==> flow/design.v <==
module multiplier #(parameter width_p="inv")
  ( input      [width_p-1:0] a_i
  , input      [width_p-1:0] b_i
  , output [(2*width_p)-1:0] c_o
  );
  assign c_o = a_i * b_i;
endmodule
module chip_top
  ( input          clk_i
  , input          reset_i
  , input          v_i
  , input  [31:0]  a_i
  , input  [31:0]  b_i
  , output         v_o
  , output [63:0]  c_o
  );
  reg        v_r, v_o_r;
  reg [31:0] a_r, b_r;
  reg [63:0] c_r;
  wire [63:0] c_n;
  multiplier #(.width_p(32)) MULT
    (.a_i(a_r)
    ,.b_i(b_r)
    ,.c_o(c_n)
    );
  always @(posedge clk_i) begin
    if (reset_i) begin
      v_r   <= 1'b0;
      v_o_r <= 1'b0;
    end else begin
      v_r   <= v_i;
      v_o_r <= v_r;
    end
    a_r <= a_i;
    b_r <= b_i;
    c_r <= c_n;
  end
  assign v_o = v_o_r;
  assign c_o = c_r;
endmodule
# From RTL to reports: chip_top
# Tool output for the design above, in the order of the flow.
# Line numbers count from 1 in the design file above.
# Operators carry their Yosys type and port widths (W data, S select, Z words).
# Cell names lack the library's common part.
inputs:
  design: "chip_top"
  clk_port: "clk_i"
  cell_library: "sky130hd"
  lib_corner: "tt_025C_1v80"

# Word-level counts
# Yosys after proc, flatten, opt, wreduce and memory -nomap, before mapping. Enables and synchronous resets that opt folds into registers are not counted as muxes. Memory bits, and registers merged into a memory's read port (data or address), are not among the register bits. Print and check cells are not counted. Equal cells are merged and count once.
word_totals:
  register_bits: 130
  in_bits: 67
  out_inout_bits: 65
  elab_cells: 6
op_classes:
  n_mul: 1
ops:
  columns: ["op", "count"]
  rows:
  - ["$mul A32 B32 Y64", 1]

# Logic depth
# Yosys ltp: most cells in a row. Word level: on the elaborated netlist, between registers, memories and ports. Mapped: between sequential cells and ports; inverters and the memories' decode and read muxes count.
logic_depth:
  depth_word: 1
  abc_area: 0
  ltp_mapped: 29
  ltp_nobuf: 27

# Mapped cells and area
# Source: synth_stat.txt of the flow (Yosys; design flattened, memories mapped). It holds for the ABC_AREA given above (unset counts as 0); a run with the other value may have another netlist.
by_type:
  columns: ["cell_type", "count", "type_area_um2"]
  rows:
  - ["fa_1", 896, 1.79E+04]
  - ["and2_1", 599, 3.75E+03]
  - ["ha_1", 263, 3.29E+03]
  - ["inv_1", 873, 3.28E+03]
  - ["dfxtp_1", 130, 2.6E+03]
  - ["nand2_1", 471, 1.77E+03]
  - ["clkbuf_1", 218, 818.285]
  - ["xnor2_1", 41, 359.094]
  - ["a21oi_1", 67, 335.322]
  - ["a21o_1", 29, 217.709]
  - ["o21ai_0", 37, 185.178]
  - ["xor2_1", 21, 183.926]
  - ["nand4_1", 22, 137.632]
  - ["nor2_1", 32, 120.115]
  - ["o21bai_1", 13, 97.594]
  - ["o21a_1", 10, 75.072]
  - ["a31oi_1", 10, 62.56]
  - ["nand3_1", 12, 60.058]
# Not listed: further types 32, cells in them 80.
synth_totals:
  mapped_cells: 3824
  mapped_area_mm2: 0.0358707
  seq_area_mm2: 0.0026025
  flip_flops: 130
  n_buf: 218
# The figures by module come from a second, unflattened synthesis with its own total; it is not the netlist above.
unflattened:
  hier_cells: 3862
  hier_area_mm2: 0.0361509
# Each row is one instance without its submodules.
modules:
  columns: ["module", "n_inst", "n_cells", "mod_area_mm2", "mod_seq_area_mm2"]
  rows:
  - ["multiplier (width_p=32)", 1, 3730, 0.0335359, 0]
  - ["chip_top", 1, 132, 0.002615, 0.0026025]

# Timing after synthesis
# Source: OpenSTA report_checks on the synthesized netlist (no wires, ideal clock, input and output delay 20% of the period each), path of least setup slack; recovery checks are left aside. Register names are those of the netlist, which keeps one name where synthesis merged equal registers.
synth_timing:
  kind: "reg2reg"
  startpoint: "register a_r[29]"
  endpoint: "register c_r[62]"
  tclk_ns: 7.5
  setup_ns: 0.119
  launch_ns: 0.000
  arrival_time_ns: 6.960
  required_ns: 7.381
  slack_ns: 0.420
  path_delay_ns: 7.079
  driving_pins: 25
  path_buffers: 2
  period_less_setup_slack_ns: 7.08
# "path_delay_ns" is the arrival time less input delay plus setup time.
# "driving_pins": output pins that drive a net of the path, with the launching flip-flop's if there is one; two outputs of one cell count as two.
# "period_less_setup_slack_ns" is the clock period less the worst setup slack; recovery checks do not enter. This is arithmetic on one report: input and output delays are still those of the set period (20% each).
# The rows between start and end are the longest chain of elaborated cells between them; the timing report does not say that the signal goes this way. Where chains are equally long, one stands for them.
# A line is the first line of the expression or statement that the cell stems from. Yosys adds cells for indexed reads and writes and turns some case tables into memories.
synth_between:
  cell_sequence: "dfxtp_1 > clkbuf_1 > nand2_1 > fa_1 > inv_1 > fa_1 > inv_1 > fa_1 > fa_1 > inv_1 > fa_1 > fa_1 > fa_1 > fa_1 > ha_1 > clkbuf_1 > nand4_1 > nor4_1 > inv_1 > a211oi_1 > o21ai_0 > o21a_1 > o21ai_0 > o211ai_1 > xnor2_1"
  elab_chain_len: 1
  cells_between: 1
  cone_lines: 1
  cone_classes: "mul: 1"
synth_lines:
  columns: ["item", "line", "text"]
  rows:
  - ["start: declaration", 18, "reg [31:0] a_r, b_r;"]
  - ["start: assignment", 34, "a_r <= a_i;"]
  - ["$mul A32 B32 Y64", 6, "assign c_o = a_i * b_i;"]
  - ["end: assignment", 36, "c_r <= c_n;"]
  - ["end: declaration", 19, "reg [63:0] c_r;"]

# Worst path after layout
# From the final timing report of flow run B: the path of least setup slack in the routed layout; clock arrival at registers is part of the times.
layout_timing:
  kind: "reg2reg"
  startpoint: "register b_r[18]"
  endpoint: "register c_r[63]"
  tclk_ns: 7.5
  setup_ns: 0.11
  launch_ns: 0.52
  arrival_time_ns: 8.00
  required_ns: 7.93
  slack_ns: -0.07
  driving_pins: 25
  path_buffers: 3
# The rows between start and end are the longest chain of elaborated cells between them; the timing report does not say that the signal goes this way. Where chains are equally long, one stands for them.
layout_between:
  cell_sequence: "dfxtp_2 > buf_4 > nand2_1 > fa_1 > fa_1 > inv_1 > fa_1 > fa_1 > fa_2 > fa_1 > fa_1 > inv_1 > fa_1 > inv_1 > ha_1 > buf_4 > nand2_1 > nor2_2 > a221o_1 > a31oi_4 > o21ai_4 > a31oi_1 > buf_4 > a21oi_4 > xnor2_2"
  elab_chain_len: 1
  cells_between: 1
  cone_lines: 1
  cone_classes: "mul: 1"
layout_lines:
  columns: ["item", "line", "text"]
  rows:
  - ["start: declaration", 18, "reg [31:0] a_r, b_r;"]
  - ["start: assignment", 35, "b_r <= b_i;"]
  - ["$mul A32 B32 Y64", 6, "assign c_o = a_i * b_i;"]
  - ["end: assignment", 36, "c_r <= c_n;"]
  - ["end: declaration", 19, "reg [63:0] c_r;"]

Record of 4 stored runs of the RTL-to-layout flow on chip_top, platform sky130hd. The runs are unordered. Constraints: input delay and output delay 20% of the set period each, output load 0.01 pF.
"achievedPeriod_ns" is the run's clock period less its worst setup slack. It is reckoned from that one timing run; input and output delays stay at 20% of the period that was set.

--- flow run A ---
==> flow/run.sh <==
#!/bin/bash
# the make line also repeats the synthesis and layout settings of config.mk as NAME=value (left out here)
make -C /OpenROAD-flow-scripts/flow DESIGN_CONFIG=/design/flow/config.mk WORK_HOME=/design/flow/orfs CLKGATE_MAP_FILE= finish
==> flow/config.mk <==
export PLATFORM = sky130hd
export DESIGN_NAME = chip_top
export DESIGN_NICKNAME = chip_top
export VERILOG_FILES = /design/flow/design.v
export SDC_FILE = /design/flow/constraint.sdc
export NUM_CORES = 4
export LEC_CHECK = 0
export ABC_AREA = 0
export CAP_MARGIN = 20
export CELL_PAD_IN_SITES_DETAIL_PLACEMENT = 2
export CELL_PAD_IN_SITES_GLOBAL_PLACEMENT = 1
export CORE_ASPECT_RATIO = 1.02
export CORE_MARGIN = 2
export CORE_UTILIZATION = 68
export CTS_CLUSTER_DIAMETER = 329
export MAX_ROUTING_LAYER = met4
export MIN_ROUTING_LAYER = met1
export PLACE_DENSITY_LB_ADDON = 0.22
export SETUP_SLACK_MARGIN = -0.36
export SLEW_MARGIN = 10
export TNS_END_PERCENT = 100
==> flow/constraint.sdc <==
create_clock -name core_clock -period 5.25 [get_ports {clk_i}]
set_input_delay 1.0500 -clock core_clock [delete_from_list [all_inputs] [get_ports {clk_i}]]
set_output_delay 1.0500 -clock core_clock [all_outputs]
set_load 0.01 [all_outputs]

==> results, as YAML <==
outcome: "not finished: placement ended with error DPL-0033"

--- flow run B ---
==> flow/run.sh <==
#!/bin/bash
# the make line also repeats the synthesis and layout settings of config.mk as NAME=value (left out here)
make -C /OpenROAD-flow-scripts/flow DESIGN_CONFIG=/design/flow/config.mk WORK_HOME=/design/flow/orfs CLKGATE_MAP_FILE= finish
==> flow/config.mk <==
export PLATFORM = sky130hd
export DESIGN_NAME = chip_top
export DESIGN_NICKNAME = chip_top
export VERILOG_FILES = /design/flow/design.v
export SDC_FILE = /design/flow/constraint.sdc
export NUM_CORES = 4
export LEC_CHECK = 0
export ABC_AREA = 0
export CAP_MARGIN = 20
export CELL_PAD_IN_SITES_GLOBAL_PLACEMENT = 3
export CORE_ASPECT_RATIO = 1.98
export CORE_MARGIN = 9
export CORE_UTILIZATION = 40
export CTS_CLUSTER_DIAMETER = 391
export CTS_CLUSTER_SIZE = 84
export HOLD_SLACK_MARGIN = 0.14
export MAX_ROUTING_LAYER = met5
export MIN_ROUTING_LAYER = met2
export PLACE_DENSITY_LB_ADDON = 0.17
export SETUP_SLACK_MARGIN = 0.34
export SLEW_MARGIN = 20
==> flow/constraint.sdc <==
create_clock -name core_clock -period 7.5 [get_ports {clk_i}]
set_input_delay 1.5000 -clock core_clock [delete_from_list [all_inputs] [get_ports {clk_i}]]
set_output_delay 1.5000 -clock core_clock [all_outputs]
set_load 0.01 [all_outputs]

==> results, as YAML <==
results:
  achievedPeriod_ns: 7.573
  worst_setup_slack_ns: -0.073
  finalUtil_pct: 50.3
  hold_worst_slack_ns: 0.453
  synthesis_area_mm2: 0.0358707
  cell_area_final_mm2: 0.0448055
  fin_tns_ns: -0.167
  total_die_area_mm2: 0.101415

--- flow run C ---
==> flow/run.sh <==
#!/bin/bash
# the make line also repeats the synthesis and layout settings of config.mk as NAME=value (left out here)
make -C /OpenROAD-flow-scripts/flow DESIGN_CONFIG=/design/flow/config.mk WORK_HOME=/design/flow/orfs CLKGATE_MAP_FILE= finish
==> flow/config.mk <==
export PLATFORM = sky130hd
export DESIGN_NAME = chip_top
export DESIGN_NICKNAME = chip_top
export VERILOG_FILES = /design/flow/design.v
export SDC_FILE = /design/flow/constraint.sdc
export NUM_CORES = 4
export LEC_CHECK = 0
export CAP_MARGIN = 20
export CORE_MARGIN = 2
export CORE_UTILIZATION = 25
export SLEW_MARGIN = 20
==> flow/constraint.sdc <==
create_clock -name core_clock -period 7.35 [get_ports {clk_i}]
set_input_delay 1.4700 -clock core_clock [delete_from_list [all_inputs] [get_ports {clk_i}]]
set_output_delay 1.4700 -clock core_clock [all_outputs]
set_load 0.01 [all_outputs]

==> results, as YAML <==
results:
  achievedPeriod_ns: 7.381
  worst_setup_slack_ns: -0.031
  finalUtil_pct: 31.9
  hold_worst_slack_ns: 0.461
  synthesis_area_mm2: 0.0358707
  cell_area_final_mm2: 0.0453047
  fin_tns_ns: -0.039
  total_die_area_mm2: 0.146528

--- flow run D ---
==> flow/run.sh <==
#!/bin/bash
# the make line also repeats the synthesis and layout settings of config.mk as NAME=value (left out here)
make -C /OpenROAD-flow-scripts/flow DESIGN_CONFIG=/design/flow/config.mk WORK_HOME=/design/flow/orfs CLKGATE_MAP_FILE= finish
==> flow/config.mk <==
export PLATFORM = sky130hd
export DESIGN_NAME = chip_top
export DESIGN_NICKNAME = chip_top
export VERILOG_FILES = /design/flow/design.v
export SDC_FILE = /design/flow/constraint.sdc
export NUM_CORES = 4
export LEC_CHECK = 0
export CAP_MARGIN = 20
export CORE_MARGIN = 2
export CORE_UTILIZATION = 40
export CTS_CLUSTER_SIZE = 44
export HOLD_SLACK_MARGIN = 0.15
export PLACE_DENSITY_LB_ADDON = 0.07
export SLEW_MARGIN = 20
==> flow/constraint.sdc <==
create_clock -name core_clock -period 7.5 [get_ports {clk_i}]
set_input_delay 1.5000 -clock core_clock [delete_from_list [all_inputs] [get_ports {clk_i}]]
set_output_delay 1.5000 -clock core_clock [all_outputs]
set_load 0.01 [all_outputs]

==> results, as YAML <==
results:
  achievedPeriod_ns: 7.479
  worst_setup_slack_ns: 0.021
  finalUtil_pct: 48.0
  hold_worst_slack_ns: 0.439
  synthesis_area_mm2: 0.0358707
  cell_area_final_mm2: 0.0425458
  fin_tns_ns: 0.000
  total_die_area_mm2: 0.092088
